==> flow/design.v <==
module dummydecoder(
    input [31:0] instr,       
    output reg [5:0] op,      
    output reg [4:0] rs1,     
    output reg [4:0] rs2,     
    output reg [4:0] rd,      
    input  [31:0] r_rv2,      
    output reg [31:0] rv2,    
    output reg we             
);
    always @* begin
        case({instr[14:12], instr[6:0]})
            10'b0000010011 : begin op = 0; rv2 = {{20{instr[31]}},instr[31:20]}; we = 1;end			 
            10'b0100010011 : begin op = 1; rv2 = {{20{instr[31]}},instr[31:20]}; we = 1;end			 
            10'b0110010011 : begin op = 2; rv2 = {{20{instr[31]}},instr[31:20]}; we = 1;end			 
            10'b1000010011 : begin op = 3; rv2 = {{20{instr[31]}},instr[31:20]}; we = 1;end			 
            10'b1100010011 : begin op = 4; rv2 = {{20{instr[31]}},instr[31:20]}; we = 1;end			 
            10'b1110010011 : begin op = 5; rv2 = {{20{instr[31]}},instr[31:20]}; we = 1;end			 
            10'b0010010011 : begin op = 6; rv2 = {{20{instr[31]}},instr[31:20]}; we = 1;end			 
            10'b1010010011 : begin op = instr[30] ? 8 : 7;  rv2 = instr[24:20]; we = 1;end	 
            10'b0000110011 : begin op = instr[30] ? 10 : 9; rv2 = r_rv2; we = 1;end	 
		    10'b0010110011 : begin op = 11; rv2 = r_rv2; we = 1;end			    
		    10'b0100110011 : begin op = 12; rv2 = r_rv2; we = 1;end			    
		    10'b0110110011 : begin op = 13; rv2 = r_rv2; we = 1;end			    
		    10'b1000110011 : begin op = 14; rv2 = r_rv2; we = 1;end			    
            10'b1010110011 : begin op = instr[30] ? 16 : 15; rv2 = r_rv2; we = 1;end	 
		    10'b1100110011 : begin op = 17; rv2 = r_rv2; we = 1;end			    
		    10'b1110110011 : begin op = 18; rv2 = r_rv2; we = 1;end			    
            10'b0000000011 : begin op = 19; rv2 = r_rv2; we = 1;end             
            10'b0010000011 : begin op = 20; rv2 = r_rv2; we = 1;end             
            10'b0100000011 : begin op = 21; rv2 = r_rv2; we = 1;end             
            10'b1000000011 : begin op = 22; rv2 = r_rv2; we = 1;end             
            10'b1010000011 : begin op = 23; rv2 = r_rv2; we = 1;end             
            10'b0000100011 : begin op = 24; rv2 = r_rv2; we = 0;end             
            10'b0010100011 : begin op = 25; rv2 = r_rv2; we = 0;end             
            10'b0100100011 : begin op = 26; rv2 = r_rv2; we = 0;end             
            10'b0001100011 : begin op = 31; rv2 = r_rv2; we = 0;end             
            10'b0011100011 : begin op = 32; rv2 = r_rv2; we = 0;end             
            10'b1001100011 : begin op = 33; rv2 = r_rv2; we = 0;end             
            10'b1011100011 : begin op = 34; rv2 = r_rv2; we = 0;end             
            10'b1101100011 : begin op = 35; rv2 = r_rv2; we = 0;end             
            10'b1111100011 : begin op = 36; rv2 = r_rv2; we = 0;end             
            10'b0001100111 : begin op = 30; rv2 = r_rv2; we = 1;end             
            default:begin
                 case (instr[6:0])
            7'b1101111 : begin op = 29; rv2 = r_rv2; we = 1;end             
            7'b0110111 : begin op = 27; rv2 = r_rv2; we = 1;end             
            7'b0010111 : begin op = 28; rv2 = r_rv2; we = 1;end             
                     default:begin op = 0; we = 0;rv2=r_rv2; end
        endcase
            end
	endcase
     rs1 = instr [19:15];
     rs2 = instr [24:20];
     rd  = instr [11:7];
    end
endmodule
module alu32(
    input [5:0] op,       
    input [31:0] rv1,     
    input [31:0] rv2,     
    output reg [31:0] rvout,   
    input [31:0] drdata,
    output reg [31:0] dwdata,
    output reg [3:0] dwe,
    input [31:0] daddr,
    input [31:0] iaddr,
    input [31:0] instr
);
    always @* begin
        case(op)
            0 : begin rvout = rv1 + rv2; dwe = 0; dwdata = 0; end   
            1 : begin rvout = $signed(rv1) < $signed(rv2); dwe = 0; dwdata = 0;end  
            2 : begin rvout = rv1 < rv2; dwe = 0; dwdata = 0;end  
            3 : begin rvout = rv1 ^ rv2; dwe = 0; dwdata = 0;end  
            4 : begin rvout = rv1 | rv2; dwe = 0; dwdata = 0;end  
            5 : begin rvout = rv1 & rv2; dwe = 0; dwdata = 0;end  
            6 : begin rvout = rv1 << rv2[4:0]; dwe = 0; dwdata = 0;end  
            7 : begin rvout = rv1 >> rv2[4:0]; dwe = 0; dwdata = 0;end  
            8 : begin rvout = $signed(rv1) >>> rv2[4:0]; dwe = 0; dwdata = 0;end  
            9 : begin rvout = rv1 + rv2; dwe = 0; dwdata = 0;end  
            10: begin rvout = rv1 - rv2; dwe = 0; dwdata = 0;end  
            11: begin rvout = rv1 << rv2[4:0]; dwe = 0; dwdata = 0;end  
            12: begin rvout = $signed(rv1) < $signed(rv2); dwe = 0; dwdata = 0;end  
            13: begin rvout = rv1 < rv2; dwe = 0; dwdata = 0;end  
            14: begin rvout = rv1 ^ rv2; dwe = 0; dwdata = 0;end  
            15: begin rvout = rv1 >> rv2[4:0]; dwe = 0; dwdata = 0;end  
            16: begin rvout = $signed(rv1) >>> rv2[4:0]; dwe = 0; dwdata = 0;end  
            17: begin rvout = rv1 | rv2; dwe = 0; dwdata = 0;end  
            18: begin rvout = rv1 & rv2; dwe = 0; dwdata = 0;end  
            19 : begin dwe = 0;dwdata = 0;            
            case (daddr[1:0])
                2'b00: rvout = {{24{drdata[7]}}, drdata[7:0]};    
                2'b01: rvout = {{24{drdata[15]}}, drdata[15:8]};  
                2'b10: rvout = {{24{drdata[23]}}, drdata[23:16]};
                2'b11: rvout = {{24{drdata[31]}}, drdata[31:24]};
                default : rvout = {{24{drdata[7]}}, drdata[7:0]};
            endcase
                end                                                      
            20 : begin  dwe = 0; dwdata = 0;
                case (daddr[1:0])
                    2'b00: rvout = {{16{drdata[15]}}, drdata[15:0]};
                    2'b10: rvout = {{16{drdata[31]}}, drdata[31:16]};
                    default : rvout = {{16{drdata[15]}}, drdata[15:0]};
                endcase
                end                                                      
            21 : begin rvout = drdata; dwe = 0; dwdata = 0; end                          
            22 : begin dwe = 0;dwdata = 0; 
                case (daddr[1:0])
                    2'b00: rvout = {{24{1'b0}}, drdata[7:0]};
                    2'b01: rvout = {{24{1'b0}}, drdata[15:8]};
                    2'b10: rvout = {{24{1'b0}}, drdata[23:16]};
                    2'b11: rvout = {{24{1'b0}}, drdata[31:24]};
                    default : rvout = {{24{1'b0}}, drdata[7:0]};
                endcase
                end                                                      
            23 : begin dwe = 0; dwdata = 0; 
                case (daddr[1:0])
                    2'b00: rvout = {{16{1'b0}}, drdata[15:0]};
                    2'b10: rvout = {{16{1'b0}}, drdata[31:16]};
                    default : rvout = {{16{1'b0}}, drdata[15:0]};
                endcase
                end                                                     
            24 : begin dwdata = {4{rv2[7:0]}}; rvout = 0;
                case(daddr[1:0])
                    2'b00: dwe = 4'b0001;         
                    2'b01: dwe = 4'b0010;         
                    2'b10: dwe = 4'b0100;         
                    2'b11: dwe = 4'b1000;         
                    default : dwe = 4'b0001; 
                endcase 
            end                                                             
            25 : begin dwdata = {2{rv2[15:0]}}; rvout = 0;
                case(daddr[1:0])
                    2'b00: dwe = 4'b0011;        
                    2'b10: dwe = 4'b1100;
                    default : dwe = 4'b0011;
                endcase
            end                                                              
            26 : begin dwdata = rv2; dwe = 4'b1111; rvout = 0; end                      
            27: begin rvout = {instr[31:12],{12{1'b0}}}; dwe = 0; dwdata = 0;end  
            28: begin rvout = iaddr + {instr[31:12],{12{1'b0}}}; dwe = 0; dwdata = 0;end  
            29: begin rvout = iaddr +4; dwe = 0; dwdata = 0;end  
            30: begin rvout = iaddr +4; dwe = 0; dwdata = 0;end  
            31: begin dwe = 0; dwdata = 0; rvout = 0; end       
            32: begin dwe = 0; rvout = 0; dwdata = 0; end  
            33: begin dwe = 0; rvout = 0; dwdata = 0; end  
            34: begin dwe = 0; rvout = 0; dwdata = 0; end  
            35: begin dwe = 0; rvout = 0; dwdata = 0; end  
            36: begin dwe = 0; rvout = 0; dwdata = 0; end  
            default : begin rvout =0; dwe = 0; dwdata = 0; end 
        endcase
    end
endmodule
module regfile(
    input [4:0] rs1,      
    input [4:0] rs2,      
    input [4:0] rd,       
    input we,             
    input [31:0] wdata,   
    output reg [31:0] rv1,    
    output reg [31:0] rv2,    
    input clk,             
    input [5:0] op,
    input [31:0] instr,
    output reg [31:0] daddr,
    input [31:0] iaddr
);
    reg [31:0] memory [0:31];
    always @* begin
        rv1 = (rs1 == 0) ? 32'd0 : memory[rs1];
        rv2 = (rs2 == 0) ? 32'd0 : memory[rs2];
        case(op)
            19,20,21,22,
            23: daddr = rv1 + {{20{instr[31]}},instr[31:20]};
            24,25,
            26: daddr = rv1 + {{ 20{instr[31]}},instr[31:25],instr[11:7]};
            default : daddr = 0;   
        endcase 
    end
    always @(posedge clk) begin   
        if(we == 1 & rd!= 0) begin
            memory[rd] <= wdata;
         end
    end
endmodule
module cpu (
    input clk, 
    input reset,
    output reg [31:0] iaddr,
    input [31:0] idata,
    output reg [31:0] daddr,
    input [31:0] drdata,
    output reg [31:0] dwdata,
    output reg [3:0] dwe
);
    wire [31:0] daddr1, dwdata1;  
    wire [3:0] dwe1;
    wire [5:0] op;
    wire [31:0] rv1, rv2, rvout, r_rv2, wdata;
    wire [4:0] rs1, rs2, rd;
    wire we;
    alu32 u1(
        .op(op),
        .rv1(rv1),            
        .rv2(rv2),
        .rvout(rvout),
        .drdata(drdata),      
        .dwdata(dwdata1),     
        .dwe(dwe1),
        .daddr(daddr1),
        .iaddr(iaddr),
        .instr(idata)
    );
    regfile u2(
        .rs1(rs1),
        .rs2(rs2),
        .rd(rd),
        .we(we),
        .wdata(rvout),
        .rv1(rv1),
        .rv2(r_rv2),
        .clk(clk),
        .op(op),
        .instr(idata),
        .daddr(daddr1)
    );
    dummydecoder u3(
        .instr(idata),
        .op(op),
        .rs1(rs1),
        .rs2(rs2),
        .rd(rd),
        .r_rv2(r_rv2),
        .rv2(rv2),
        .we(we)
    );
    always @* begin
        if (reset) begin
           daddr = 0;
           dwdata = 0;
           dwe = 0;
        end
        else begin
           daddr = daddr1;
           dwdata = dwdata1;
           dwe = dwe1;
        end
    end
    wire [31:0] imm_j = {{12{idata[31]}},idata[19:12],idata[20],idata[30:21],1'b0};
    wire [31:0] imm_b = {{20{idata[31]}},idata[7],idata[30:25],idata[11:8],1'b0};
    wire [31:0] jalr_t = rv1 + {{20{idata[31]}},idata[31:20]};
    reg  [31:0] pc_next;
    always @* begin  
        case(op)
            29 : pc_next = iaddr + imm_j;  
            30 : pc_next = {jalr_t[31:1], 1'b0};  
            31 : pc_next = (rv1 == rv2) ? iaddr + imm_b : iaddr + 4;  
            32 : pc_next = (rv1 != rv2) ? iaddr + imm_b : iaddr + 4;  
            33 : pc_next = ($signed(rv1) < $signed(rv2)) ? iaddr + imm_b : iaddr + 4;  
            34 : pc_next = ($signed(rv1) >= $signed(rv2)) ? iaddr + imm_b : iaddr + 4;  
            35 : pc_next = (rv1 < rv2) ? iaddr + imm_b : iaddr + 4;  
            36 : pc_next = (rv1 >= rv2) ? iaddr + imm_b : iaddr + 4;  
            default : pc_next = iaddr + 4;
        endcase
    end       
    always @(posedge clk) begin  
        if (reset) begin
            iaddr <= 0;
        end else begin
            iaddr <= pc_next;
        end
    end
endmodule
**From RTL to reports: cpu**

What the tools print for cpu, step after step.
Lines are those of the file above, counted from 1.
Operators: Yosys type, input widths -> output width; for muxes data width and select width s.
Cell names lack the library's common part.
A cell with - has no value.

- Top module: cpu
- Clock input: clk
- Standard-cell library: sky130hd
- Corner: tt_025C_1v80

**Elaborated design**

Counts by Yosys on the flattened word-level netlist (proc, flatten, opt, wreduce; memories kept). Register bits leave out memories and registers merged into their read ports (data or address); mux counts leave out enables and synchronous resets folded into registers. Print and check cells are left out.
Yosys's memory passes give these memory sizes; they may raise the number of words (mostly to a power of two), join words into wider ones and drop unused or constant bits.

- Register bits: 32
- Memory bits (writable): 1,024
- Memory cells: 1
- Input bits: 66
- Output and inout bits: 100
- Cells after elaboration: 152

Memories:

| name | words | width | rd ports | write ports | line | source |
|---|---|---|---|---|---|---|
| u2.memory | 32 | 32 | 2 | 1 | 169 | `reg [31:0] memory [0:31];` |

- $add $sub $neg: 8
- $lt $le $gt $ge: 6
- Equal/unequal tests: 75
- Shifts and indexed selects: 3
- Multiplexer cells: 33
- Bitwise logic cells: 4
- Reduce/logical cells: 21

Operators by type and width:

| kind | number |
|---|---|
| $pmux 32 s18 | 1 |
| $mux 32 | 12 |
| $pmux 32 s8 | 1 |
| $pmux 32 s4 | 2 |
| $add 32x32->32 | 6 |
| $pmux 6 s31 | 1 |
| $eq 10x10->1 const B | 14 |
| $lt 32x32->1 | 4 |
| $pmux 32 s2 | 2 |
| $eq 6x5->1 const B | 16 |
| $pmux 32 s3 | 1 |
| $ge 32x32->1 | 2 |
| $eq 10x9->1 const B | 6 |
| $eq 10x8->1 const B | 5 |
| $eq 6x4->1 const B | 8 |
| $add 32x3->32 const B | 1 |
| $sub 32x32->32 | 1 |
| $eq 32x32->1 | 1 |
| $ne 32x32->1 | 1 |
| $and 32x32->32 | 1 |
| $or 32x32->32 | 1 |
| $xor 32x32->32 | 1 |
| $shl 32x5->32 | 1 |
| $shr 32x5->32 | 1 |
| $sshr 32x5->32 | 1 |
| $eq 6x6->1 const B | 5 |
| $eq 6x3->1 const B | 4 |
| $reduce_or 22->1 | 1 |

Not listed: further kinds 30, cells in them 49.

**Logic depth**

Yosys ltp: most cells in a row. Word level: on the elaborated netlist, between registers, memories and ports. Mapped: between sequential cells and ports; inverters and the memories' decode and read muxes count.

- Word-level depth: 10
- ABC_AREA: 0
- Gate-level depth with buffers: 28
- Depth with buffers taken out: 20

**After synthesis**

Source: synth_stat.txt of the flow (Yosys; design flattened, memories mapped). It holds for the ABC_AREA given above (unset counts as 0); a run with the other value may have another netlist.

Cell types:

| cell type | number |
|---|---|
| edfxtp_1 | 1,024 |
| mux4_2 | 511 |
| mux2i_1 | 257 |
| ha_1 | 188 |
| a21oi_1 | 386 |
| nor2_1 | 356 |
| nand2_1 | 308 |
| o21ai_0 | 230 |
| clkbuf_1 | 232 |
| xnor2_1 | 85 |
| mux2_2 | 62 |
| a221oi_1 | 78 |
| a21o_1 | 87 |
| a211oi_1 | 83 |
| dfxtp_1 | 31 |
| buf_2 | 112 |
| o22ai_1 | 82 |
| nand3_1 | 101 |

Other cell types: 83; their cells: 1116.

- Cells in the netlist: 5,329
- Synthesis area: 67,180.7 sq um
- Flip-flop cells: 1,055
- Buffers: 403

By module: a second synthesis without flattening, with its own total; a netlist apart from the flattened one above.

- Cells (unflattened synthesis): 5,287
- Area (unflattened synthesis): 69,251.4 sq um

Rows give one instance, submodules left out.

Modules:

| module | times used | cells | area (sq um) |
|---|---|---|---|
| regfile | 1 | 2,268 | 48,746.8 |
| alu32 | 1 | 1,761 | 11,638.7 |
| cpu | 1 | 1,090 | 7,688.6 |
| dummydecoder | 1 | 168 | 1,177.4 |

**Timing after synthesis**

Source: OpenSTA report_checks on the synthesized netlist (no wires, ideal clock, input and output delay 20% of the period each), path of least setup slack; recovery checks are left aside. Register names are those of the netlist, which keeps one name where synthesis merged equal registers.

- Path type: input port to output port
- From: input idata[17]
- To: output daddr[28]
- Period: 11,000 ps
- External input delay: 2,200 ps
- Output delay: 2,200 ps
- Launch time at the first pin: 2,200 ps
- Arrival: 6,830 ps
- Setup slack: 1,970 ps
- Delay of the path: 4,630 ps
- Driving pins on the path: 23
- Path buffers: 7
- Synthesis period reached: 9,030 ps

"delay of the path" is the arrival time less input delay plus setup time.
At an output port there is no setup time.
"driving pins on the path": output pins that drive a net of the path, with the launching flip-flop's if there is one; two outputs of one cell count as two.
"synthesis period reached" is the clock period less the worst setup slack; recovery checks do not enter. This is arithmetic on one report: input and output delays are still those of the set period (20% each).
The rows between start and end are the longest chain of elaborated cells between them; the timing report does not say that the signal goes this way. Where chains are equally long, one stands for them.
A line is the first line of the expression or statement that the cell stems from. Yosys adds cells for indexed reads and writes and turns some case tables into memories.
The chain passes a memory read, where the word-level depth is cut; so it can be longer than that depth.

- Path through: buf_4 buf_2 buf_2 buf_2 buf_2 buf_2 a211oi_1 nor4_1 ha_1 inv_1 fa_1 nor2b_1 o21ai_0 a21boi_0 o21ai_0 nand2b_1 buf_1 a21o_1 a21oi_1 o21ai_0 a31oi_1 o22ai_1 mux2_2
- Length of the longest elaborated chain: 5
- Elaborated cells between the ends (all ways): 7
- Classes of those cells: 2 x add/sub; 3 x mux; 1 x reduce/logical; 1 x memory

RTL lines, path after synthesis:

| item | line | source |
|---|---|---|
| from (decl) | 191 | `input [31:0] idata,` |
| $mem_v2 32x32 | 169 | `reg [31:0] memory [0:31];` |
| $mux 32 | 171 | `rv1 = (rs1 == 0) ? 32'd0 : memory[rs1];` |
| $add 32x32->32 | 177 | `26: daddr = rv1 + {{ 20{instr[31]}},instr[31:25],instr[11:7]};` |
| $pmux 32 s2 | 173 | `case(op)` |
| $mux 32 | 239 | `if (reset) begin` |
| to (decl) | 192 | `output reg [31:0] daddr,` |

**Path in the finished layout**

From the final timing report of run 1: the path of least setup slack in the routed layout; clock arrival at registers is part of the times.
The report prints the path's times to 10 ps; the period is as set.

- Path type: input port to output port
- From: input idata[15]
- To: output daddr[30]
- Period: 11,000 ps
- External input delay: 2,200 ps
- Output delay: 2,200 ps
- Launch time at the first pin: 2,200 ps
- Arrival: 8,120 ps
- Setup slack: 680 ps
- Driving pins on the path: 18
- Path buffers: 5

The rows between start and end are the longest chain of elaborated cells between them; the timing report does not say that the signal goes this way. Where chains are equally long, one stands for them.
The chain passes a memory read, where the word-level depth is cut; so it can be longer than that depth.

- Path through: buf_8 buf_16 buf_4 mux4_2 a221oi_1 a21oi_1 o2111ai_1 inv_1 buf_4 ha_1 a21oi_1 o21ai_0 a21oi_1 o21ai_0 a311oi_1 o21ai_0 a21oi_1 clkdlybuf4s50_1
- Length of the longest elaborated chain: 5
- Elaborated cells between the ends (all ways): 7
- Classes of those cells: 2 x add/sub; 3 x mux; 1 x reduce/logical; 1 x memory

RTL lines, path after layout:

| item | line | source |
|---|---|---|
| from (decl) | 191 | `input [31:0] idata,` |
| $mem_v2 32x32 | 169 | `reg [31:0] memory [0:31];` |
| $mux 32 | 171 | `rv1 = (rs1 == 0) ? 32'd0 : memory[rs1];` |
| $add 32x32->32 | 177 | `26: daddr = rv1 + {{ 20{instr[31]}},instr[31:25],instr[11:7]};` |
| $pmux 32 s2 | 173 | `case(op)` |
| $mux 32 | 239 | `if (reset) begin` |
| to (decl) | 192 | `output reg [31:0] daddr,` |

Settings and measured results of 3 stored flow runs for module cpu (sky130hd), not sorted in any way. The constraints put input and output delay at 20% of the set period each and load the outputs with 0.01 pF.
"achieved period": clock period set for the run, less the worst setup slack. It is reckoned from that one timing run; input and output delays stay at 20% of the period that was set.
By "critical setup path time" is meant the share of the clock period that the worst setup path is allowed (20% is reserved at inputs, 20% at outputs), minus its slack. Clock arrival times at its registers enter into it.
By "total design power" is meant OpenSTA's value without simulated activity: inputs other than the clock are taken to toggle once in ten clock periods, and the tool carries that through the logic.
"critical setup path time" is given in steps of 10 ps.

### Run 1

==> flow/run.sh <==
#!/bin/bash
# the make line also repeats the synthesis and layout settings of config.mk as NAME=value (left out here)
make -C /OpenROAD-flow-scripts/flow DESIGN_CONFIG=/design/flow/config.mk WORK_HOME=/design/flow/orfs CLKGATE_MAP_FILE= finish
==> flow/config.mk <==
export PLATFORM = sky130hd
export DESIGN_NAME = cpu
export DESIGN_NICKNAME = cpu
export VERILOG_FILES = /design/flow/design.v
export SDC_FILE = /design/flow/constraint.sdc
export NUM_CORES = 4
export LEC_CHECK = 0
export CAP_MARGIN = 0
export CELL_PAD_IN_SITES_GLOBAL_PLACEMENT = 2
export CORE_MARGIN = 6
export CORE_UTILIZATION = 50
export CTS_CLUSTER_DIAMETER = 229
export MAX_ROUTING_LAYER = met4
export PLACE_DENSITY = 0.9
export SLEW_MARGIN = 35
export TNS_END_PERCENT = 80
==> flow/constraint.sdc <==
create_clock -name core_clock -period 11.0 [get_ports {clk}]
set_input_delay 2.2000 -clock core_clock [delete_from_list [all_inputs] [get_ports {clk}]]
set_output_delay 2.2000 -clock core_clock [all_outputs]
set_load 0.01 [all_outputs]

Results of run 1:
- Worst setup slack after layout: 677 ps
- Final setup TNS: 0 ps
- Critical setup path time: 5,920 ps
- Critical path type: input port to output port
- Achieved period: 10,323 ps
- Total design power: 12.294 mW
- Area of the synthesized netlist: 67,180.7 sq um
- Worst hold slack in the final report: 790 ps
- Die outline area: 143,304.0 sq um
- Standard-cell area after layout: 75,800.2 sq um
- Utilization in the final report: 57.3%

### Run 2

==> flow/run.sh <==
#!/bin/bash
# the make line also repeats the synthesis and layout settings of config.mk as NAME=value (left out here)
make -C /OpenROAD-flow-scripts/flow DESIGN_CONFIG=/design/flow/config.mk WORK_HOME=/design/flow/orfs CLKGATE_MAP_FILE= finish
==> flow/config.mk <==
export PLATFORM = sky130hd
export DESIGN_NAME = cpu
export DESIGN_NICKNAME = cpu
export VERILOG_FILES = /design/flow/design.v
export SDC_FILE = /design/flow/constraint.sdc
export NUM_CORES = 4
export LEC_CHECK = 0
export ABC_AREA = 0
export CAP_MARGIN = 20
export CELL_PAD_IN_SITES_DETAIL_PLACEMENT = 2
export CELL_PAD_IN_SITES_GLOBAL_PLACEMENT = 1
export CORE_MARGIN = 2
export CORE_UTILIZATION = 70
export CTS_CLUSTER_SIZE = 37
export MAX_ROUTING_LAYER = met4
export MIN_ROUTING_LAYER = met2
export PLACE_DENSITY = 0.91
export SETUP_SLACK_MARGIN = 1.34
export SLEW_MARGIN = 20
export TNS_END_PERCENT = 75
==> flow/constraint.sdc <==
create_clock -name core_clock -period 7.28 [get_ports {clk}]
set_input_delay 1.4560 -clock core_clock [delete_from_list [all_inputs] [get_ports {clk}]]
set_output_delay 1.4560 -clock core_clock [all_outputs]
set_load 0.01 [all_outputs]

Outcome of run 2: did not finish, placement stopped with a tool error

### Run 3

==> flow/run.sh <==
#!/bin/bash
# the make line also repeats the synthesis and layout settings of config.mk as NAME=value (left out here)
make -C /OpenROAD-flow-scripts/flow DESIGN_CONFIG=/design/flow/config.mk WORK_HOME=/design/flow/orfs CLKGATE_MAP_FILE= finish
==> flow/config.mk <==
export PLATFORM = sky130hd
export DESIGN_NAME = cpu
export DESIGN_NICKNAME = cpu
export VERILOG_FILES = /design/flow/design.v
export SDC_FILE = /design/flow/constraint.sdc
export NUM_CORES = 4
export LEC_CHECK = 0
export ABC_AREA = 0
export CAP_MARGIN = 20
export CELL_PAD_IN_SITES_DETAIL_PLACEMENT = 2
export CELL_PAD_IN_SITES_GLOBAL_PLACEMENT = 1
export CORE_MARGIN = 2
export CORE_UTILIZATION = 70
export CTS_CLUSTER_SIZE = 37
export HOLD_SLACK_MARGIN = 0.25
export MAX_ROUTING_LAYER = met5
export MIN_ROUTING_LAYER = met2
export PLACE_DENSITY = 0.91
export SETUP_SLACK_MARGIN = 1.34
export SLEW_MARGIN = 20
export TNS_END_PERCENT = 65
==> flow/constraint.sdc <==
create_clock -name core_clock -period 7.28 [get_ports {clk}]
set_input_delay 1.4560 -clock core_clock [delete_from_list [all_inputs] [get_ports {clk}]]
set_output_delay 1.4560 -clock core_clock [all_outputs]
set_load 0.01 [all_outputs]

Outcome of run 3: did not finish, placement stopped with a tool error
